==> flow/design.v <==
module	inv (A, Y);
   input A;
   output Y;
   not u1 (Y,A);
endmodule 
module	and2 (A, B, Y);
   input A, B;
   output Y;
   and u1 (Y,A,B);
endmodule 
module	and3 (A, B, C, Y);
   input A, B,C;
   output Y;
   and u1 (Y,A,B,C);
endmodule 
module	and4 (A,B,C,D, Y);
   input A,B,C,D;
   output Y;
   and u1 (Y,A,B,C,D);
endmodule 
module	and5 (A,B,C,D,E, Y);
   input A,B,C,D,E;
   output Y;
   and u1 (Y,A,B,C,D,E);
endmodule 
module	and8 (A,B,C,D,E,F,G,H, Y);
   input A,B,C,D,E,F,G,H;
   output Y;
   and u1 (Y,A,B,C,D,E,F,G,H);
endmodule 
module	nand2 (A, B, Y);
   input A, B;
   output Y;
   nand u1 (Y,A,B);
endmodule 
module	nand3 (A, B, C, Y);
   input A, B,C;
   output Y;
   nand u1 (Y,A,B,C);
endmodule 
module	nand4 (A,B,C,D, Y);
   input A,B,C,D;
   output Y;
   nand u1 (Y,A,B,C,D);
endmodule 
module	nand5 (A,B,C,D,E, Y);
   input A,B,C,D,E;
   output Y;
   nand u1 (Y,A,B,C,D,E);
endmodule 
module	nand8 (A,B,C,D,E,F,G,H, Y);
   input A,B,C,D,E,F,G,H;
   output Y;
   nand u1 (Y,A,B,C,D,E,F,G,H);
endmodule 
module	xor2 (A, B, Y);
   input A, B;
   output Y;
   xor u1 (Y,A,B);
endmodule 
module	xor3 (A, B, C, Y);
   input A, B,C;
   output Y;
   xor u1 (Y,A,B,C);
endmodule 
module	xor4 (A,B,C,D, Y);
   input A,B,C,D;
   output Y;
   xor u1 (Y,A,B,C,D);
endmodule 
module	xor5 (A,B,C,D,E, Y);
   input A,B,C,D,E;
   output Y;
   xor u1 (Y,A,B,C,D,E);
endmodule 
module	xor8 (A,B,C,D,E,F,G,H, Y);
   input A,B,C,D,E,F,G,H;
   output Y;
   xor u1 (Y,A,B,C,D,E,F,G,H);
endmodule 
module	nor2 (A, B, Y);
   input A, B;
   output Y;
   nor u1 (Y,A,B);
endmodule 
module	or2 (A, B, Y);
   input A, B;
   output Y;
   or u1 (Y,A,B);
endmodule 
module	or8 (A,B,C,D,E,F,G,H, Y);
   input A,B,C,D,E,F,G,H;
   output Y;
   or u1 (Y,A,B,C,D,E,F,G,H);
endmodule 
module	c1908 (InDataBus, InCheckBits, InExtSynBits,
				    ContE, ContB, ContF, ContG, ContH, ContK, ContL,
				    OutDataBus, OutSynCheckBits,
				    ByteParLo, ByteParHi, UncorrError);
   input [15:0] 	InDataBus;
   output [15:0] 	OutDataBus;
   input [5:0] 	InCheckBits;
   output [5:0] 	OutSynCheckBits;
   input [3:0] 	InExtSynBits;
   input 	ContE, ContB, ContF, ContG, ContH, ContK, ContL;
   output 	ByteParLo, ByteParHi, UncorrError;
   TopLevel1908 Ckt1908(InDataBus, InCheckBits, InExtSynBits,
				    ContE, ContB, ContF, ContG, ContH, ContK, ContL,
				    OutDataBus, OutSynCheckBits,
				    ByteParLo, ByteParHi, UncorrError);
endmodule  
module TopLevel1908(InDataBus, InCheckBits, InExtSynBits,
				    ContE, ContB, ContF, ContG, ContH, ContK, ContL,
				    OutDataBus, OutSynCheckBits,
				    ByteParLo, ByteParHi, UncorrError);
   input [15:0]  InDataBus;
   input [5:0]	  InCheckBits;
   input [3:0]	  InExtSynBits;
   input		  ContE, ContB, ContF, ContG, ContH, ContK, ContL;
   output [15:0] OutDataBus;
   output [5:0]  OutSynCheckBits;
   output		  ByteParLo, ByteParHi, UncorrError;
   wire [5:0]	  SynBits, NewSynBits, Not_NewSynBits, AllExtSynBits;
   wire		  ContIntM, ContIntP, CorrectionFlag;
   wire		  CorrectionFlagLo, CorrectionFlagHi;
   wire		  InDBParityLo, InDBParityHi;
   wire [15:0]	  DecodedSyn;
   wire [11:0]	  ProductSyn;
   SyndromeGenerator M1(InDataBus, InCheckBits, ContB, ContG, ContH,
			SynBits, InDBParityLo, InDBParityHi);
   ModifySyndrome M2(SynBits, InExtSynBits, InCheckBits, ContE, ContG, ContH,
		     NewSynBits, Not_NewSynBits, AllExtSynBits,
		     ContIntM, ContIntP);
   SyndromeDecode M3(NewSynBits, Not_NewSynBits, ContIntM, ContIntP,
		     ContE, ContB, ContF, ContG, ContH, ContK, ContL,
		     DecodedSyn, ProductSyn,
		     CorrectionFlag, CorrectionFlagLo, CorrectionFlagHi);
   DataBusCorrect M4(InDataBus, DecodedSyn, OutDataBus);
   SynCheckGenerator M5(SynBits, AllExtSynBits, CorrectionFlag, ContE, ContF, ContB,
			OutSynCheckBits);
   ByteParity M6(InDBParityHi, InCheckBits[3], CorrectionFlagHi, ContB, ContL,
		 ByteParHi);
   ByteParity M7(InDBParityLo, InCheckBits[5], CorrectionFlagLo, ContB, ContK,
		 ByteParLo);
   UncorrErrorGenerator M8(ProductSyn, Not_NewSynBits, CorrectionFlagHi, CorrectionFlagLo,
			   InCheckBits[1], InCheckBits[4],			   
			   ContE, ContF, ContB, ContG, ContH, ContIntM, ContIntP,
			   UncorrError);
endmodule  
module SyndromeGenerator(InDataBus, InCheckBits, ContB, ContG, ContH,
				    SynBits, InDBParityLo, InDBParityHi);
   input [15:0] InDataBus;
   input [5:0]	 InCheckBits;
   input		 ContB, ContG, ContH;
   output [5:0] SynBits;
   output		 InDBParityLo, InDBParityHi;
   wire         line0, line1, line2, line3, line4, line5, line6, line7, line8, line9, line10, 
                   line11, line12, line13, line14, line15, line16, line17, line18, line19, line20,
                   line21, line22, line23, line24, line25, line26, line27, line28, line29, line30, 
                   line31, line32, line33, line34, line35, line36, line37, line38, line39, line40,
                   line41, line42, line43, line44, line45, line46, line47, line48, line49, line50, 
                   line51, line52, line53, line54, line55, line56, line57, line58, line59, line60,
                   line61, line62, line63, line64, line65, line66, line67, line68, line69, line70, 
                   line71, line72, line73, line74, line75, line76, line77, line78, line79,
                   line80, line81, line82, line83, line84, line85, line86, line87, line88, line89, 
                   line90, line91, line92, line93;
  wire         Not_ContB, Not_ContH;
  wire         temp0, temp1, temp2, temp3, temp4, temp5;
   wire [15:0]	 NotInDataBus;
   inv UM1_0( .A(ContB), .Y(Not_ContB) );
   inv UM1_1( .A(ContH), .Y(Not_ContH) );
   and3 UM1_2( .A(InCheckBits[0]), .B(ContG), .C(Not_ContB), .Y(temp0) );
   and3 UM1_3( .A(InCheckBits[1]), .B(Not_ContH), .C(Not_ContB), .Y(temp1) );
   and3 UM1_4( .A(InCheckBits[2]), .B(Not_ContH), .C(Not_ContB), .Y(temp2) );
   and2 UM1_5( .A(InCheckBits[3]), .B(Not_ContB), .Y(temp3) );
   and3 UM1_6( .A(InCheckBits[4]), .B(ContG), .C(Not_ContB), .Y(temp4) );
   and2 UM1_7( .A(InCheckBits[5]), .B(Not_ContB), .Y(temp5) );
   inv UM1_8( .A(InDataBus[0]), .Y(NotInDataBus[0]) ),
      UM1_9( .A(InDataBus[1]), .Y(NotInDataBus[1]) ),
      UM1_10( .A(InDataBus[2]), .Y(NotInDataBus[2]) ),
      UM1_11( .A(InDataBus[3]), .Y(NotInDataBus[3]) ),
      UM1_12( .A(InDataBus[4]), .Y(NotInDataBus[4]) ),
      UM1_13( .A(InDataBus[5]), .Y(NotInDataBus[5]) ),
      UM1_14( .A(InDataBus[6]), .Y(NotInDataBus[6]) ),
      UM1_15( .A(InDataBus[7]), .Y(NotInDataBus[7]) ),
      UM1_16( .A(InDataBus[8]), .Y(NotInDataBus[8]) ),
      UM1_17( .A(InDataBus[9]), .Y(NotInDataBus[9]) ),
      UM1_18( .A(InDataBus[10]), .Y(NotInDataBus[10]) ),
      UM1_19( .A(InDataBus[11]), .Y(NotInDataBus[11]) ),
      UM1_20( .A(InDataBus[12]), .Y(NotInDataBus[12]) ),
      UM1_21( .A(InDataBus[13]), .Y(NotInDataBus[13]) ),
      UM1_22( .A(InDataBus[14]), .Y(NotInDataBus[14]) ),
      UM1_23( .A(InDataBus[15]), .Y(NotInDataBus[15]) );
   xor2 UM1_46( .A(NotInDataBus[7]), .B(NotInDataBus[5]), .Y(line46) );
   xor2 UM1_47( .A(line46), .B(NotInDataBus[2]), .Y(line47) );
   xor2 UM1_48( .A(NotInDataBus[14]), .B(NotInDataBus[9]), .Y(line48) );
   xor2 UM1_49( .A(line48), .B(NotInDataBus[11]), .Y(line49) );
   xor2 UM1_50( .A(line47), .B(line49), .Y(line50) );
   xor2 UM1_51( .A(line50), .B(temp0), .Y(SynBits[0]) );
   xor2 UM1_38( .A(NotInDataBus[8]), .B(NotInDataBus[13]), .Y(line38) );
   xor2 UM1_39( .A(line38), .B(NotInDataBus[15]), .Y(line39) );
   xor2 UM1_40( .A(NotInDataBus[14]), .B(temp1), .Y(line40) );
   xor2 UM1_41( .A(line40), .B(NotInDataBus[10]), .Y(line41) );
   xor2 UM1_42( .A(line39), .B(line41), .Y(line42) );
   xor2 UM1_43( .A(NotInDataBus[7]), .B(NotInDataBus[4]), .Y(line43) );
   xor2 UM1_44( .A(line43), .B(NotInDataBus[1]), .Y(line44) );
   xor2 UM1_45( .A(line42), .B(line44), .Y(SynBits[1]) );
   xor2 UM1_24( .A(NotInDataBus[0]), .B(temp2), .Y(line24) );
   xor2 UM1_25( .A(NotInDataBus[12]), .B(NotInDataBus[11]), .Y(line25) );
   xor2 UM1_26( .A(line25), .B(NotInDataBus[10]), .Y(line26) );
   inv UM1_27( .A(line26), .Y(line27) );
   xor2 UM1_28( .A(NotInDataBus[15]), .B(NotInDataBus[14]), .Y(line28) );
   xor2 UM1_29( .A(line28), .B(NotInDataBus[9]), .Y(line29) );
   xor2 UM1_30( .A(line27), .B(line29), .Y(line30) );
   xor2 UM1_31( .A(NotInDataBus[6]), .B(NotInDataBus[5]), .Y(line31) );
   xor2 UM1_32( .A(line31), .B(NotInDataBus[4]), .Y(line32) );
   inv UM1_33( .A(line32), .Y(line33) );
   xor2 UM1_34( .A(line30), .B(line33), .Y(line34) );
   inv UM1_35( .A(line34), .Y(line35) );
   inv UM1_36( .A(line24), .Y(line36) );
   xor2 UM1_37( .A(line36), .B(line35), .Y(SynBits[2]) );
   xor2 UM1_76( .A(NotInDataBus[3]), .B(NotInDataBus[13]), .Y(line76) );
   xor2 UM1_77( .A(line76), .B(temp3), .Y(line77) );
   xor2 UM1_78( .A(NotInDataBus[2]), .B(NotInDataBus[1]), .Y(line78) );
   xor2 UM1_79( .A(line78), .B(NotInDataBus[0]), .Y(line79) );
   xor2 UM1_80( .A(NotInDataBus[15]), .B(NotInDataBus[14]), .Y(line80) );
   xor2 UM1_81( .A(line80), .B(NotInDataBus[9]), .Y(line81) );
   inv UM1_82( .A(line81), .Y(line82) );
   xor2 UM1_83( .A(line79), .B(line82), .Y(line83) );
   xor2 UM1_84( .A(line83), .B(line27), .Y(line84) );
   inv UM1_85( .A(line84), .Y(line85) );
   xor2 UM1_86( .A(line77), .B(line85), .Y(SynBits[3]) );
   xor2 UM1_52( .A(NotInDataBus[8]), .B(NotInDataBus[13]), .Y(line52) );
   xor2 UM1_53( .A(line52), .B(NotInDataBus[15]), .Y(line53) );
   inv UM1_54( .A(line53), .Y(line54) );
   xor2 UM1_55( .A(NotInDataBus[9]), .B(NotInDataBus[6]), .Y(line55) );
   xor2 UM1_56( .A(line55), .B(NotInDataBus[3]), .Y(line56) );
   inv UM1_57( .A(line56), .Y(line57) );
   xor2 UM1_58( .A(line54), .B(line57), .Y(line58) );
   xor2 UM1_59( .A(temp4), .B(NotInDataBus[12]), .Y(line59) );
   inv UM1_60( .A(line59), .Y(line60) );
   xor2 UM1_61( .A(line58), .B(line60), .Y(SynBits[4]) );
   xor2 UM1_62( .A(line29), .B(NotInDataBus[8]), .Y(line62) );
   xor2 UM1_63( .A(line62), .B(temp5), .Y(line63) );
   inv UM1_64( .A(line63), .Y(line64) );
   xor2 UM1_65( .A(NotInDataBus[2]), .B(NotInDataBus[1]), .Y(line65) );
   xor2 UM1_66( .A(line65), .B(NotInDataBus[0]), .Y(line66) );
   inv UM1_67( .A(line66), .Y(line67) );
   xor2 UM1_68( .A(NotInDataBus[6]), .B(NotInDataBus[5]), .Y(line68) );
   xor2 UM1_69( .A(line68), .B(NotInDataBus[4]), .Y(line69) );
   xor2 UM1_70( .A(line67), .B(line69), .Y(line70) );
   xor2 UM1_71( .A(NotInDataBus[7]), .B(NotInDataBus[3]), .Y(line71) );
   inv UM1_72( .A(line71), .Y(line72) );
   xor2 UM1_73( .A(line70), .B(line72), .Y(line73) );
   xor2 UM1_74( .A(line64), .B(line73), .Y(line74) );
   inv UM1_75( .A(line74), .Y(SynBits[5]) );
   xor2 UM1_87( .A(line67), .B(line69), .Y(line87) );
   xor2 UM1_88( .A(line87), .B(line72), .Y(InDBParityLo) );
   xor2 UM1_89( .A(NotInDataBus[12]), .B(NotInDataBus[11]), .Y(line89) );
   xor2 UM1_90( .A(line89), .B(NotInDataBus[10]), .Y(line90) );
   xor2 UM1_91( .A(line82), .B(line90), .Y(line91) );
   xor2 UM1_92( .A(NotInDataBus[13]), .B(NotInDataBus[8]), .Y(line92) );
   inv UM1_93( .A(line92), .Y(line93) );
   xor2 UM1_94( .A(line91), .B(line93), .Y(InDBParityHi) );
endmodule  
module ModifySyndrome(SynBits, InExtSynBits, InCheckBits, ContE, ContG, ContH,
				  NewSynBits, Not_NewSynBits, AllExtSynBits,
				  ContIntM, ContIntP);
   input [5:0]	 SynBits;
   input [3:0]	 InExtSynBits;
   input [5:0]	 InCheckBits;
   input		 ContE, ContG, ContH;
   output [5:0] NewSynBits, Not_NewSynBits, AllExtSynBits;
   output		 ContIntM, ContIntP;
   wire         Not_ContE, Not_ContH;
   wire         temp0, temp1, temp2, temp3, temp4, temp5, line7, line10;
   inv  UM2_0( .A(ContE), .Y(Not_ContE) );
   and2 UM2_1( .A(SynBits[0]), .B(Not_ContE), .Y(temp0) ),
        UM2_2( .A(SynBits[1]), .B(Not_ContE), .Y(temp1) ),
        UM2_3( .A(SynBits[2]), .B(Not_ContE), .Y(temp2) ),
        UM2_4( .A(SynBits[3]), .B(Not_ContE), .Y(temp3) ),
        UM2_5( .A(SynBits[4]), .B(Not_ContE), .Y(temp4) ),
        UM2_6( .A(SynBits[5]), .B(Not_ContE), .Y(temp5) );
   assign AllExtSynBits[3:0] = InExtSynBits[3:0];
   nand2 UM2_7( .A(ContG), .B(Not_ContE), .Y(line7) );
   and2 UM2_8( .A(InCheckBits[0]), .B(line7), .Y(AllExtSynBits[4]) );
   inv  UM2_9( .A(ContH), .Y(Not_ContH) );
   nand2 UM2_10( .A(Not_ContH), .B(Not_ContE), .Y(line10) );
   and2 UM2_11( .A(line10), .B(InCheckBits[2]), .Y(AllExtSynBits[5]) );
   nand2 UM2_12( .A(InCheckBits[1]), .B(line10), .Y(ContIntM) );
   nand2 UM2_13( .A(InCheckBits[4]), .B(line7), .Y(ContIntP) );
   xor2  UM2_14( .A(temp0), .B(AllExtSynBits[0]), .Y(NewSynBits[0]) ),
        UM2_15( .A(temp1), .B(AllExtSynBits[1]), .Y(NewSynBits[1]) ),
        UM2_16( .A(temp2), .B(AllExtSynBits[2]), .Y(NewSynBits[2]) ),
        UM2_17( .A(temp3), .B(AllExtSynBits[3]), .Y(NewSynBits[3]) ),
        UM2_18( .A(temp4), .B(AllExtSynBits[4]), .Y(NewSynBits[4]) ),
        UM2_19( .A(temp5), .B(AllExtSynBits[5]), .Y(NewSynBits[5]) );
   inv  UM2_20( .A(NewSynBits[0]), .Y(Not_NewSynBits[0]) ),
        UM2_21( .A(NewSynBits[1]), .Y(Not_NewSynBits[1]) ),
        UM2_22( .A(NewSynBits[2]), .Y(Not_NewSynBits[2]) ),
        UM2_23( .A(NewSynBits[3]), .Y(Not_NewSynBits[3]) ),
        UM2_24( .A(NewSynBits[4]), .Y(Not_NewSynBits[4]) ),
        UM2_25( .A(NewSynBits[5]), .Y(Not_NewSynBits[5]) );
endmodule  
module SyndromeDecode(NewSynBits, Not_NewSynBits, ContIntM, ContIntP,
				  ContE, ContB, ContF, ContG, ContH, ContK, ContL,
				  DecodedSyn, ProductSyn,
				  CorrectionFlag, CorrectionFlagLo, CorrectionFlagHi);
   input [5:0]	  NewSynBits, Not_NewSynBits;
   input		  ContIntM, ContIntP;
   input		  ContE, ContB, ContF, ContG, ContH, ContK, ContL;
   output [15:0] DecodedSyn;
   output [11:0] ProductSyn;
   output		  CorrectionFlag, CorrectionFlagLo, CorrectionFlagHi;
   wire         line0, line1, line2, line3, line4, line5, line6, line7;
   wire         Not_ContK, Not_ContL, Not_ContB, NotGH, ContIntLo, ContIntHi;
   inv  UM3_0( .A(ContK), .Y(Not_ContK) );
   inv  UM3_1( .A(ContL), .Y(Not_ContL) );  
   inv  UM3_2( .A(ContB), .Y(Not_ContB) );
   nand2 UM3_3( .A(ContG), .B(ContH), .Y(NotGH) );
   nand4 UM3_4( .A(Not_ContK), .B(ContE), .C(ContB), .D(NotGH), .Y(line4) );
   nand3 UM3_5( .A(ContF), .B(Not_ContB), .C(NotGH), .Y(line5) );
   nand2 UM3_6( .A(line4), .B(line5), .Y(ContIntLo) );
   nand4 UM3_7( .A(Not_ContL), .B(ContE), .C(ContB), .D(NotGH), .Y(line7) );
   nand2 UM3_8( .A(line7), .B(line5), .Y(ContIntHi) );
   and2 UM3_9 ( .A(ContIntM), .B(NewSynBits[5]), .Y(ProductSyn[0]) ),
       UM3_10( .A(Not_NewSynBits[0]), .B(Not_NewSynBits[1]), .Y(ProductSyn[1]) ),
       UM3_11( .A(Not_NewSynBits[4]), .B(Not_NewSynBits[2]), .Y(ProductSyn[2]) ),
       UM3_12( .A(Not_NewSynBits[0]), .B(NewSynBits[1]), .Y(ProductSyn[3]) ),
       UM3_13( .A(NewSynBits[0]), .B(Not_NewSynBits[1]), .Y(ProductSyn[4]) ),
       UM3_14( .A(NewSynBits[4]), .B(Not_NewSynBits[2]), .Y(ProductSyn[5]) ),
       UM3_15( .A(ContIntP), .B(Not_NewSynBits[3]), .Y(ProductSyn[6]) ),
       UM3_16( .A(NewSynBits[4]), .B(NewSynBits[2]), .Y(ProductSyn[7]) ),
       UM3_17( .A(ContIntM), .B(Not_NewSynBits[5]), .Y(ProductSyn[8]) ),
       UM3_18( .A(Not_NewSynBits[4]), .B(NewSynBits[2]), .Y(ProductSyn[9]) ),
       UM3_19( .A(ContIntP), .B(NewSynBits[3]), .Y(ProductSyn[10]) ),
       UM3_20( .A(NewSynBits[0]), .B(NewSynBits[1]), .Y(ProductSyn[11]) );
   and5 UM3_21( .A(ProductSyn[0]), .B(ProductSyn[10]), .C(ProductSyn[9]),
			.D(ProductSyn[1]), .E(ContIntLo), .Y(DecodedSyn[0]) ),
       UM3_22( .A(ProductSyn[0]), .B(ProductSyn[10]), .C(ProductSyn[2]),
			.D(ProductSyn[3]), .E(ContIntLo), .Y(DecodedSyn[1]) ),
       UM3_23( .A(ProductSyn[0]), .B(ProductSyn[10]), .C(ProductSyn[2]),
			.D(ProductSyn[4]), .E(ContIntLo), .Y(DecodedSyn[2]) ),
       UM3_24( .A(ProductSyn[0]), .B(ProductSyn[10]), .C(ProductSyn[5]),
			.D(ProductSyn[1]), .E(ContIntLo), .Y(DecodedSyn[3]) ),
       UM3_25( .A(ProductSyn[0]), .B(ProductSyn[6]), .C(ProductSyn[9]),
			.D(ProductSyn[3]), .E(ContIntLo), .Y(DecodedSyn[4]) ),
       UM3_26( .A(ProductSyn[0]), .B(ProductSyn[6]), .C(ProductSyn[9]),
			.D(ProductSyn[4]), .E(ContIntLo), .Y(DecodedSyn[5]) ),
       UM3_27( .A(ProductSyn[0]), .B(ProductSyn[6]), .C(ProductSyn[7]),
			.D(ProductSyn[1]), .E(ContIntLo), .Y(DecodedSyn[6]) ),
       UM3_28( .A(ProductSyn[0]), .B(ProductSyn[6]), .C(ProductSyn[2]),
			.D(ProductSyn[11]), .E(ContIntLo), .Y(DecodedSyn[7]) ),
       UM3_29( .A(ProductSyn[0]), .B(ProductSyn[6]), .C(ProductSyn[5]),
			.D(ProductSyn[3]), .E(ContIntHi), .Y(DecodedSyn[8]) ),
       UM3_30( .A(ProductSyn[0]), .B(ProductSyn[10]), .C(ProductSyn[7]),
			.D(ProductSyn[4]), .E(ContIntHi), .Y(DecodedSyn[9]) ),
       UM3_31( .A(ProductSyn[8]), .B(ProductSyn[10]), .C(ProductSyn[9]),
			.D(ProductSyn[3]), .E(ContIntHi), .Y(DecodedSyn[10]) ),
       UM3_32( .A(ProductSyn[8]), .B(ProductSyn[10]), .C(ProductSyn[9]),
			.D(ProductSyn[4]), .E(ContIntHi), .Y(DecodedSyn[11]) ),
       UM3_33( .A(ProductSyn[8]), .B(ProductSyn[10]), .C(ProductSyn[7]),
			.D(ProductSyn[1]), .E(ContIntHi), .Y(DecodedSyn[12]) ),
       UM3_34( .A(ProductSyn[8]), .B(ProductSyn[10]), .C(ProductSyn[5]),
			.D(ProductSyn[3]), .E(ContIntHi), .Y(DecodedSyn[13]) ),
       UM3_35( .A(ProductSyn[0]), .B(ProductSyn[10]), .C(ProductSyn[9]),
			.D(ProductSyn[11]), .E(ContIntHi), .Y(DecodedSyn[14]) ),
       UM3_36( .A(ProductSyn[0]), .B(ProductSyn[10]), .C(ProductSyn[7]),
			.D(ProductSyn[3]), .E(ContIntHi), .Y(DecodedSyn[15]) );
   or8 UM3_37( .A(DecodedSyn[0]), .B(DecodedSyn[1]), .C(DecodedSyn[2]),
			.D(DecodedSyn[3]), .E(DecodedSyn[4]), .F(DecodedSyn[5]),
			.G(DecodedSyn[6]), .H(DecodedSyn[7]), .Y(CorrectionFlagLo) );
   or8 UM3_38( .A(DecodedSyn[8]), .B(DecodedSyn[9]), .C(DecodedSyn[10]),
			.D(DecodedSyn[11]), .E(DecodedSyn[12]), .F(DecodedSyn[13]),
			.G(DecodedSyn[14]), .H(DecodedSyn[15]), .Y(CorrectionFlagHi) );
   or2 UM3_39( .A(CorrectionFlagLo), .B(CorrectionFlagHi), .Y(CorrectionFlag) );
endmodule  
module DataBusCorrect(InDataBus, DecodedSyn, OutDataBus);
   input [15:0]  InDataBus, DecodedSyn;
   output [15:0] OutDataBus;
   xor2 UM4_0( .A(InDataBus[0]), .B(DecodedSyn[0]), .Y(OutDataBus[0]) ),
      UM4_1( .A(InDataBus[1]), .B(DecodedSyn[1]), .Y(OutDataBus[1]) ),
      UM4_2( .A(InDataBus[2]), .B(DecodedSyn[2]), .Y(OutDataBus[2]) ),
      UM4_3( .A(InDataBus[3]), .B(DecodedSyn[3]), .Y(OutDataBus[3]) ),
      UM4_4( .A(InDataBus[4]), .B(DecodedSyn[4]), .Y(OutDataBus[4]) ),
      UM4_5( .A(InDataBus[5]), .B(DecodedSyn[5]), .Y(OutDataBus[5]) ),
      UM4_6( .A(InDataBus[6]), .B(DecodedSyn[6]), .Y(OutDataBus[6]) ),
      UM4_7( .A(InDataBus[7]), .B(DecodedSyn[7]), .Y(OutDataBus[7]) ),
      UM4_8( .A(InDataBus[8]), .B(DecodedSyn[8]), .Y(OutDataBus[8]) ),
      UM4_9( .A(InDataBus[9]), .B(DecodedSyn[9]), .Y(OutDataBus[9]) ),
      UM4_10( .A(InDataBus[10]), .B(DecodedSyn[10]), .Y(OutDataBus[10]) ),
      UM4_11( .A(InDataBus[11]), .B(DecodedSyn[11]), .Y(OutDataBus[11]) ),
      UM4_12( .A(InDataBus[12]), .B(DecodedSyn[12]), .Y(OutDataBus[12]) ),
      UM4_13( .A(InDataBus[13]), .B(DecodedSyn[13]), .Y(OutDataBus[13]) ),
      UM4_14( .A(InDataBus[14]), .B(DecodedSyn[14]), .Y(OutDataBus[14]) ),
      UM4_15( .A(InDataBus[15]), .B(DecodedSyn[15]), .Y(OutDataBus[15]) );
endmodule  
module SynCheckGenerator(SynBits, AllExtSynBits, CorrectionFlag, ContE,
					ContF, ContB, OutSynCheckBits);
   input [5:0]	 SynBits, AllExtSynBits;
   input		 CorrectionFlag;
   input		 ContE, ContF, ContB;
   output [5:0] OutSynCheckBits;
   wire         Not_ContF;
   inv  UM5_0( .A(ContF), .Y(Not_ContF) );
   SynCheckSlice UM5_1(SynBits[0], AllExtSynBits[0], CorrectionFlag, ContE,
				   Not_ContF, ContB, OutSynCheckBits[0]),
                 UM5_2(SynBits[1], AllExtSynBits[1], CorrectionFlag, ContE,
				   Not_ContF, ContB, OutSynCheckBits[1]),
                 UM5_3(SynBits[2], AllExtSynBits[2], CorrectionFlag, ContE,
				   Not_ContF, ContB, OutSynCheckBits[2]),
                 UM5_4(SynBits[3], AllExtSynBits[3], CorrectionFlag, ContE,
				   Not_ContF, ContB, OutSynCheckBits[3]),
                 UM5_5(SynBits[4], AllExtSynBits[4], CorrectionFlag, ContE,
				   Not_ContF, ContB, OutSynCheckBits[4]),
                 UM5_6(SynBits[5], AllExtSynBits[5], CorrectionFlag, ContE,
				   Not_ContF, ContB, OutSynCheckBits[5]);
endmodule  
module SynCheckSlice(SynBits_i, AllExtSynBits_i, CorrectionFlag, ContE,
				 NotContF, ContB, OutSynCheckBits_i);
   input	SynBits_i, AllExtSynBits_i;
   input	CorrectionFlag;
   input	ContE, NotContF, ContB;
   output	OutSynCheckBits_i;
   wire         line0, line1, line2 ;
   and3 SCS_0( .A(AllExtSynBits_i), .B(ContE), .C(CorrectionFlag), .Y(line0) );
   xor2  SCS_1( .A(SynBits_i), .B(line0), .Y(line1) );
   nand2 SCS_2( .A(NotContF), .B(ContB), .Y(line2) );
   and2 SCS_3( .A(line2), .B(line1), .Y(OutSynCheckBits_i) );
endmodule  
module ByteParity (InDBParity_N, InCheckBit_N, CorrectionFlag_N, ContB, Cont_N,
			    ByteParity_N);
   input	InDBParity_N, InCheckBit_N, CorrectionFlag_N;
   input	ContB, Cont_N;
   output	ByteParity_N;
   wire         line0, line1, line2, line3, line4, line5, line6, line7, line8;
   wire         Not_Cont_N, Not_ContB, Not_InDBParity_N;
   inv UM6_7_0( .A(ContB), .Y(Not_ContB) ),
      UM6_7_1( .A(Cont_N), .Y(Not_Cont_N) ),
      UM6_7_2( .A(InDBParity_N), .Y(Not_InDBParity_N) );
   nand2 UM6_7_3( .A(ContB), .B(Not_Cont_N), .Y(line3) );
   and2 UM6_7_4( .A(line3), .B(Not_InDBParity_N), .Y(line4) );
   and2 UM6_7_5( .A(CorrectionFlag_N), .B(Not_ContB), .Y(line5) );
   xor2  UM6_7_6( .A(line5), .B(line4), .Y(line6) );
   nand2 UM6_7_7( .A(InCheckBit_N), .B(Cont_N), .Y(line7) );
   and2 UM6_7_8( .A(line7), .B(ContB), .Y(line8) );
   xor2  UM6_7_9( .A(line6), .B(line8), .Y(ByteParity_N) );
endmodule  
module UncorrErrorGenerator (ProductSyn, Not_NewSynBits, CorrectionFlagHi, CorrectionFlagLo,
			     InCheckBit1, InCheckBit4,
			     ContE,ContF, ContB, ContG, ContH, ContIntM, ContIntP,
			     UncorrError);
   input [11:0]	ProductSyn;
   input [5:0]	Not_NewSynBits;
   input	InCheckBit1, InCheckBit4;	
   input	CorrectionFlagHi, CorrectionFlagLo;
   input	ContE, ContF, ContB, ContG, ContH, ContIntM, ContIntP;
   output	UncorrError;
   wire		 UESignal, ErrorFREE;
   wire         line0, line1, line2, line3, line4, line5, line6, line7, line8, line9,
		line10, line11, line12, line13, line14, line15, line16, line17, line18;
   wire         Not_ContH, Not_ContE, Not_ContB, Not_ContF, NotM, NotP, NotGH, ContIntUE, NotCorrFlagHi, NotCorrFlagLo;
   inv  UM8_0( .A(ContH), .Y(Not_ContH) ),
        UM8_1( .A(ContE), .Y(Not_ContE) ),
        UM8_2( .A(ContB), .Y(Not_ContB) ),
        UM8_3( .A(ContF), .Y(Not_ContF) ),
        UM8_4( .A(ContIntM), .Y(NotM) ),
        UM8_5( .A(ContIntP), .Y(NotP) );
   nand2 UM8_6( .A(ContG), .B(ContH), .Y(NotGH) );
   and3 UM8_7( .A(ContF), .B(Not_ContB), .C(NotGH), .Y(ContIntUE) );
   UEGen UM8_8(ProductSyn, ContIntUE, NotM, NotP, Not_NewSynBits[3], Not_NewSynBits[5],
	       UESignal);
   nand2 UM8_9( .A(Not_ContH), .B(Not_ContE), .Y(line9) ),
         UM8_10( .A(InCheckBit1), .B(line9), .Y(line10) ),
         UM8_11( .A(ContG), .B(Not_ContE), .Y(line11) ),
         UM8_12( .A(InCheckBit4), .B(line11), .Y(line12 ) );
   nand8 UM8_13( .A(Not_NewSynBits[0]), .B(Not_NewSynBits[1]), .C(Not_NewSynBits[2]),
		 .D(Not_NewSynBits[3]), .E(Not_NewSynBits[4]), .F(Not_NewSynBits[5]),
		 .G(line10), .H(line12), .Y(ErrorFREE) );
   inv  UM8_14( .A(CorrectionFlagHi), .Y(NotCorrFlagHi) ),
        UM8_15( .A(CorrectionFlagLo), .Y(NotCorrFlagLo) );
   and3 UM8_16( .A(NotCorrFlagLo), .B(NotCorrFlagHi), .C(UESignal), .Y(line16) );
   and4 UM8_17( .A(Not_ContB), .B(ErrorFREE), .C(ContF), .D(line16), .Y(line17) );
   and3 UM8_18( .A(Not_ContB), .B(ErrorFREE), .C(Not_ContF), .Y(line18) );
   nor2 UM8_19( .A(line18), .B(line17), .Y(UncorrError) );
endmodule  
module UEGen(ProductSyn, ContIntUE, NotM, NotP, NotNewSynBit3, NotNewSynBit5,
		   UESignal);
   input [11:0] ProductSyn;
   input	ContIntUE, NotM, NotP, NotNewSynBit3, NotNewSynBit5;
   output	UESignal;
   wire line0, line1, line2, line3, line4, line5, line6, line7, line8, line9;
   and2 UEG_0( .A(NotP), .B(NotNewSynBit3), .Y(line0) ),
        UEG_1( .A(NotM), .B(NotNewSynBit5), .Y(line1) );
   nand5 UEG_2( .A(ProductSyn[0]), .B(ProductSyn[6]), .C(ProductSyn[2]),
		.D(ProductSyn[1]), .E(ContIntUE), .Y(line2) ),
         UEG_3( .A(ProductSyn[8]), .B(ProductSyn[10]), .C(ProductSyn[2]),
		.D(ProductSyn[1]), .E(ContIntUE), .Y(line3) ),
         UEG_4( .A(ProductSyn[8]), .B(ProductSyn[6]), .C(ProductSyn[9]),
		.D(ProductSyn[1]), .E(ContIntUE), .Y(line4) ),
         UEG_5( .A(ProductSyn[8]), .B(ProductSyn[6]), .C(ProductSyn[2]),
		.D(ProductSyn[3]), .E(ContIntUE), .Y(line5) ),
         UEG_6( .A(ProductSyn[8]), .B(ProductSyn[6]), .C(ProductSyn[2]),
		.D(ProductSyn[4]), .E(ContIntUE), .Y(line6) ),
         UEG_7( .A(ProductSyn[8]), .B(ProductSyn[6]), .C(ProductSyn[5]),
		.D(ProductSyn[1]), .E(ContIntUE), .Y(line7) ),
         UEG_8( .A(ProductSyn[8]), .B(line0), .C(ProductSyn[2]),
		.D(ProductSyn[1]), .E(ContIntUE), .Y(line8) ),
         UEG_9( .A(line1), .B(ProductSyn[6]), .C(ProductSyn[2]),
	        .D(ProductSyn[1]), .E(ContIntUE), .Y(line9) );
   and8 UEG_10( .A(line2), .B(line3), .C(line4), .D(line5), .E(line6),
		.F(line7), .G(line8), .H(line9), .Y(UESignal) );
endmodule  
module error_correction # (
    parameter puf_sig_length     = 256,
    parameter ipid_N             = 16
)
(
    input                                clk,
    input                                rst_n,
    input        [1:0]                   pcm_instruction,
    input        [puf_sig_length-1:0]    pcm_puf_in,
    input                                pcm_puf_in_valid,
    input        [$clog2(ipid_N)-1:0]    pcm_ipid_number,
    output logic [puf_sig_length-1:0]    pcm_puf_out,
    output logic                         pcm_puf_out_valid,
    output logic                         pcm_S_c  
);  
typedef enum logic [1:0] {IDLE, PROVISION_ID, CORRECT_SIG} state_t;
state_t state_r; 
logic [(6*(puf_sig_length/16))-1:0] parity_bits [0:ipid_N-1];
wire [puf_sig_length-1:0] temp_corrected_out; 
genvar j;
generate
    for (j =0; j < puf_sig_length/16; j++) begin
        error_module errorX (.data(pcm_puf_in[((j+1)*16)-1:j*16]), .parity(parity_bits[pcm_ipid_number][((j+1)*6)-1:j*6]), .corrected_out(temp_corrected_out[((j+1)*16)-1:j*16]));
    end 
endgenerate 
always @(posedge clk) begin
    if (state_r == PROVISION_ID && pcm_puf_in_valid) begin
        for (int i = 0; i < puf_sig_length/16; i++) begin
            parity_bits[pcm_ipid_number][0+(6*i)] <= pcm_puf_in[2+(16*i)] ^ pcm_puf_in[5+(16*i)] ^ pcm_puf_in[7+(16*i)] ^ pcm_puf_in[9+(16*i)] ^ pcm_puf_in[11+(16*i)] ^ pcm_puf_in[14+(16*i)];
            parity_bits[pcm_ipid_number][1+(6*i)] <= pcm_puf_in[1+(16*i)] ^ pcm_puf_in[4+(16*i)] ^ pcm_puf_in[7+(16*i)] ^ pcm_puf_in[8+(16*i)] ^ pcm_puf_in[10+(16*i)] ^ pcm_puf_in[13+(16*i)] ^ pcm_puf_in[14+(16*i)] ^ pcm_puf_in[15+(16*i)];
            parity_bits[pcm_ipid_number][2+(6*i)] <= pcm_puf_in[0+(16*i)] ^ pcm_puf_in[4+(16*i)] ^ pcm_puf_in[5+(16*i)] ^ pcm_puf_in[6+(16*i)] ^ pcm_puf_in[9+(16*i)] ^ pcm_puf_in[10+(16*i)] ^ pcm_puf_in[11+(16*i)] ^ pcm_puf_in[12+(16*i)] ^ pcm_puf_in[14+(16*i)] ^ pcm_puf_in[15+(16*i)];
            parity_bits[pcm_ipid_number][3+(6*i)] <= pcm_puf_in[0+(16*i)] ^ pcm_puf_in[1+(16*i)] ^ pcm_puf_in[2+(16*i)] ^ pcm_puf_in[3+(16*i)] ^ pcm_puf_in[4+(16*i)] ^ pcm_puf_in[9+(16*i)] ^ pcm_puf_in[10+(16*i)] ^ pcm_puf_in[11+(16*i)] ^ pcm_puf_in[12+(16*i)] ^ pcm_puf_in[13+(16*i)] ^ pcm_puf_in[14+(16*i)] ^ pcm_puf_in[15+(16*i)];
            parity_bits[pcm_ipid_number][4+(6*i)] <= pcm_puf_in[3+(16*i)] ^ pcm_puf_in[6+(16*i)] ^ pcm_puf_in[8+(16*i)] ^ pcm_puf_in[9+(16*i)] ^ pcm_puf_in[12+(16*i)]  ^ pcm_puf_in[13+(16*i)] ^ pcm_puf_in[15+(16*i)];
            parity_bits[pcm_ipid_number][5+(6*i)] <= pcm_puf_in[0+(16*i)] ^ pcm_puf_in[1+(16*i)] ^ pcm_puf_in[2+(16*i)] ^ pcm_puf_in[3+(16*i)] ^ pcm_puf_in[4+(16*i)] ^ pcm_puf_in[5+(16*i)] ^ pcm_puf_in[6+(16*i)] ^ pcm_puf_in[7+(16*i)] ^ pcm_puf_in[8+(16*i)] ^ pcm_puf_in[9+(16*i)] ^ pcm_puf_in[14+(16*i)] ^ pcm_puf_in[15+(16*i)];                 
        end 
    end
end
always @(posedge clk, negedge rst_n) begin
    if (~rst_n) begin
        state_r <= IDLE; 
        pcm_puf_out_valid <= 0;
        pcm_puf_out <= 0; 
        pcm_S_c <= 0; 
    end 
    else begin
        case (state_r) 
            IDLE : begin
                pcm_S_c <= 0; 
                pcm_puf_out_valid <= 0;
                pcm_puf_out_valid <= 0;
                if (pcm_instruction == 2'b01) begin
                    state_r <= PROVISION_ID; 
                end 
                else if (pcm_instruction == 2'b10) begin
                    state_r <= CORRECT_SIG; 
                end 
            end 
            PROVISION_ID : begin  
                if (pcm_puf_in_valid) begin 
                    pcm_S_c <= 1; 
                    if (pcm_instruction == 2'b00) begin 
                        state_r <= IDLE; 
                        pcm_S_c <= 0; 
                    end 
                end 
            end 
            CORRECT_SIG : begin
                pcm_puf_out <= temp_corrected_out; 
                pcm_puf_out_valid <= 1;
                if (pcm_instruction == 2'b00) begin
                    state_r <= IDLE; 
                end 
            end 
        endcase 
    end 
end 
endmodule 
module error_module (
    input   [15:0]  data, 
    input   [5:0]   parity, 
    output logic [15:0]  corrected_out
    );
	wire ContG = 1'b1;
	wire ContH = 1'b0;
	wire ContB = 1'b0;
	wire ContE = 1'b0;
	wire ContF = 1'b1;
	wire ContK = 1'b1;
	wire ContL = 1'b1;
    wire ByteParLo1, ByteParHi1;
	wire UncorrError1;
    wire [5 :0] OutSynCheckBits;
	c1908 error_correction_1 (.InDataBus(data), .InCheckBits(parity), .InExtSynBits(4'b0000), 
	.ContE(ContE), .ContB(ContB), .ContF(ContF), .ContG(ContG), .ContH(ContH), .ContK(ContK), .ContL(ContL),
	.OutDataBus(corrected_out), .ByteParLo(ByteParLo1), .ByteParHi(ByteParHi1), .UncorrError(UncorrError1),
	.OutSynCheckBits(OutSynCheckBits));
endmodule
# Tool chain data of error_correction
# What the tools print for error_correction, step after step.
# Lines are those of the file above, counted from 1.
# Operators carry their Yosys type and port widths (W data, S select, Z words).
# Cell names lack the library's common part.
# The mark n/a stands for no value.
[design] top_module="error_correction" clock="clk" cell_library="sky130hd" pvt_corner="tt_025C_1v80"

# Word level
# Yosys after proc, flatten, opt, wreduce and memory -nomap, before mapping. Memory bits, and registers merged into a memory's read port (data or address), are not among the register bits. Print and check cells are not counted. Equal cells are merged and count once.
# Yosys's memory passes give these memory sizes; they may raise the number of words (mostly to a power of two), join words into wider ones and drop unused or constant bits.
[word_totals] regBits=260 ramBits=1536 output_inout_bits=258 word_cells=2925 inputBits=265 memories=1
[op_classes] n_eq=6 n_mux=106 logic=2800 n_reduce_logical=8
[mem_list] name="parity_bits" words=16 width=96 read_ports=1 wr=1 line_no=531 rtl="logic [(6*(puf_sig_length/16))-1:0] parity_bits [0:ipid_N-1];"
[op_table] operator="$mux W96" count=96
[op_table] operator="$xor A1 B1 Y1" count=1648
[op_table] operator="$and A1 B1 Y1" count=608
[op_table] operator="$not A1 Y1" count=544
[op_table] operator="$mux W2" count=4
[op_table] operator="$pmux W2 S3" count=1
[op_table] operator="$eq A2 B1 Y1 const B" count=2
[op_table] operator="$eq A2 B2 Y1 const B" count=2
[op_table] operator="$logic_not A2 Y1" count=2
[op_table] operator="$reduce_bool A2 Y1" count=2
[op_table] operator="$pmux W1 S2" count=2
[op_table] operator="$ne A3 B3 Y1 const B" count=1
[op_table] operator="$reduce_and A3 Y1" count=1
[op_table] operator="$reduce_bool A3 Y1" count=1
[op_table] operator="$mux W1" count=3
[op_table] operator="$ne A2 B2 Y1 const B" count=1
[op_table] operator="$reduce_and A2 Y1" count=1
[op_table] operator="$logic_and A1 B1 Y1" count=1

# Depth
# Depth = most cells in a row (Yosys ltp): at word level without a register or memory, in the mapped netlist without a sequential cell, where the memories' decode and read muxes count.
[logic_depth] depth_word=13 ABC_AREA=0 mapped_depth=14

# After synthesis
# Yosys stat after the flow's synthesis: flattened, memories mapped to cells. It holds for the ABC_AREA given above (unset counts as 0); a run with the other value may have another netlist.
# Totals and module areas in this step are rounded.
[types] cell_type="edfxtp_1" count=1536
[types] cell_type="mux4_2" count=431
[types] cell_type="dfrtp_1" count=260
[types] cell_type="xnor2_1" count=405
[types] cell_type="xnor3_1" count=118
[types] cell_type="xor2_1" count=176
[types] cell_type="mux4_1" count=41
[types] cell_type="nor2_1" count=249
[types] cell_type="a21oi_1" count=178
[types] cell_type="xor3_1" count=23
[types] cell_type="nand3_1" count=98
[types] cell_type="nand4_1" count=67
[types] cell_type="a31oi_1" count=66
[types] cell_type="clkbuf_1" count=99
[types] cell_type="a2111o_1" count=28
[types] cell_type="nand2_1" count=80
[types] cell_type="buf_6" count=25
[types] cell_type="or3_1" count=43
# Other cell types: 55; their cells: 538.
[synth_totals] sequential_area_um2=52700 cell_count=4461 area_um2=80600 ffs=1797
# The figures by module come from a second, unflattened synthesis with its own total; it is not the netlist above.
[hier_totals] hier_cells=8257 area_unflattened_um2=101000
# Rows give one instance, submodules left out.
[modules] module="error_correction" area_um2=72100 instances=1 seq_area_um2=52700 cells=3361
[modules] module="xor2" area_um2=8.8 instances=1424 seq_area_um2=0.0 cells=1
[modules] module="and2" area_um2=6.3 instances=576 seq_area_um2=0.0 cells=1
[modules] module="inv" area_um2=3.8 instances=928 seq_area_um2=0.0 cells=1
[modules] module="and5" area_um2=12.5 instances=256 seq_area_um2=0.0 cells=3
[modules] module="nand5" area_um2=11.3 instances=128 seq_area_um2=0.0 cells=2
[modules] module="nand2" area_um2=3.8 instances=352 seq_area_um2=0.0 cells=1
[modules] module="and3" area_um2=6.3 instances=208 seq_area_um2=0.0 cells=1
[modules] module="or8" area_um2=16.3 instances=32 seq_area_um2=0.0 cells=3
[modules] module="ModifySyndrome" area_um2=30.0 instances=16 seq_area_um2=0.0 cells=4
[modules] module="nand8" area_um2=18.8 instances=16 seq_area_um2=0.0 cells=3
[modules] module="and8" area_um2=16.3 instances=16 seq_area_um2=0.0 cells=3
[modules] module="nand4" area_um2=6.3 instances=32 seq_area_um2=0.0 cells=1
[modules] module="and4" area_um2=8.8 instances=16 seq_area_um2=0.0 cells=1
# Further modules, not shown: 14.

# Path before layout
# Source: OpenSTA report_checks on the synthesized netlist (no wires, ideal clock, input and output delay 20% of the period each), path of least setup slack; recovery checks are left aside. Register names are those of the netlist, which keeps one name where synthesis merged equal registers.
[synth_path] path_kind="input-to-reg" start="input port pcm_ipid_number[1]" end="memory parity_bits[0][0]" path_delay_ns=8.720 path_stages=9 t_first_pin_ns=1.000 setup_slack_ns=-4.721 setup_time_ns=0.668 tclk_ns=5.0 required_ns=4.332 arrival_time_ns=9.052 period_less_setup_slack_ns=9.721
# "path_delay_ns" = arrival - input delay + setup time.
# "path_stages": output pins that drive a net of the path, with the launching flip-flop's if there is one; two outputs of one cell count as two.
# "period_less_setup_slack_ns" is the clock period less the worst setup slack; recovery checks do not enter. This is arithmetic on one report: input and output delays are still those of the set period (20% each).
[synth_via] path_cell_list="buf_4 -> buf_6 -> buf_4 -> buf_2 -> buf_4 -> buf_2 -> buf_2 -> or3_1 -> nor3_1"
[synth_lines] item="start, declared" line_no=524 rtl="input        [$clog2(ipid_N)-1:0]    pcm_ipid_number,"
[synth_lines] item="end, declared" line_no=531 rtl="logic [(6*(puf_sig_length/16))-1:0] parity_bits [0:ipid_N-1];"
# No chain of elaborated cells between the ends is given.

# Path in the finished layout
# From the final timing report of job 1: the path of least setup slack in the routed layout; clock arrival at registers is part of the times.
[layout_path] path_kind="input-to-reg" start="input port pcm_puf_in[52]" end="register pcm_puf_out[48]" setup_slack_ns=-1.37 t_first_pin_ns=0.50 arrival_time_ns=4.62 tclk_ns=2.52 path_stages=10 setup_time_ns=0.18 required_ns=3.25
# Between the ends stands the longest chain of elaborated cells between them, by number of cells; it is not shown to be the way that was timed. Of several equally long chains one is given.
# A line is the first line of the expression or statement that the cell stems from. Yosys adds cells for indexed reads and writes and turns some case tables into memories.
[layout_via] path_cell_list="clkbuf_1 -> xnor2_1 -> xnor2_1 -> xnor3_2 -> or2_4 -> clkbuf_16 -> buf_12 -> nor3_4 -> xnor2_2 -> a21oi_2" elab_chain_cells=10 cells_between=20
[layout_lines] item="start, declared" line_no=522 rtl="input        [puf_sig_length-1:0]    pcm_puf_in,"
[layout_lines] item="$not A1 Y1" line_no=4 rtl="not u1 (Y,A);"
[layout_lines] item="$xor A1 B1 Y1 (4 in a row)" line_no=59 rtl="xor u1 (Y,A,B);"
[layout_lines] item="$not A1 Y1" line_no=4
[layout_lines] item="$and A1 B1 Y1 (3 in a row)" line_no=24 rtl="and u1 (Y,A,B,C,D,E);"
[layout_lines] item="$xor A1 B1 Y1" line_no=59
[layout_lines] item="end, assigned" line_no=555 rtl="pcm_puf_out <= 0;"
[layout_lines] item="end, assigned" line_no=581 rtl="pcm_puf_out <= temp_corrected_out;"
[layout_lines] item="end, declared" line_no=525 rtl="output logic [puf_sig_length-1:0]    pcm_puf_out,"

# Design error_correction on sky130hd. What follows are 3 stored runs of the flow, each under its own settings; their order means nothing. The constraints put input and output delay at 20% of the set period each and load the outputs with 0.01 pF.
# By "timing.achieved_period_ns" is meant the clock period of the run minus its worst setup slack. This is arithmetic on one report: input and output delays are still those of the set period (20% each).
# "timing.worst_path_ns" is the time allowed to the run's worst setup path (the clock period less input and output delay, where it has them) less its slack. Clock arrival times count: a late capture clock shortens it, a late launch clock lengthens it.
# "design_power_uw" rests on the timing tool's default activity at the inputs, not on a simulated workload.
# The results are shown rounded.
run="job 1" settings CELL_PAD_IN_SITES_DETAIL_PLACEMENT=1 CORE_MARGIN=10 CORE_UTILIZATION=23 GPL_TIMING_DRIVEN=0 MIN_ROUTING_LAYER="met1" PLACE_DENSITY=0.81 SETUP_SLACK_MARGIN=0.24 period_ns=2.52 CAP_MARGIN=20 SLEW_MARGIN=20
run="job 1" results post_route_util_pct=32.1 timing.achieved_period_ns=3.893 setup_ws_ns=-1.37 synthArea_um2=80600 design_power_uw=111000 final_cell_area_um2=112000 total_die_area_um2=374000 timing.worst_path_ns=3.39 worst_setup_path_type="input-to-reg" tns_setup_ns=-311
run="job 2" settings CORE_UTILIZATION=30 PLACE_DENSITY=0.6 period_ns=3.88 CAP_MARGIN=20 CORE_MARGIN=2 SLEW_MARGIN=20
run="job 2" results setup_ws_ns=0.652 final_cell_area_um2=100000 timing.worst_path_ns=2.45 worst_setup_path_type="input-to-reg" design_power_uw=61400 tns_setup_ns=0.000 post_route_util_pct=37.5 timing.achieved_period_ns=3.228 synthArea_um2=80600 total_die_area_um2=273000
run="job 3" settings CORE_ASPECT_RATIO=0.53 CORE_UTILIZATION=40 CTS_CLUSTER_DIAMETER=199 GPL_TIMING_DRIVEN=1 HOLD_SLACK_MARGIN=-0.07 MAX_ROUTING_LAYER="met4" MIN_ROUTING_LAYER="met2" PLACE_DENSITY_LB_ADDON=0.06 period_ns=5.0 CAP_MARGIN=20 CORE_MARGIN=2 SLEW_MARGIN=20
run="job 3" results tns_setup_ns=0.000 synthArea_um2=80600 final_cell_area_um2=96200 setup_ws_ns=1.07 design_power_uw=46400 timing.achieved_period_ns=3.930 total_die_area_um2=205000 timing.worst_path_ns=2.93 worst_setup_path_type="input-to-reg" post_route_util_pct=48.3
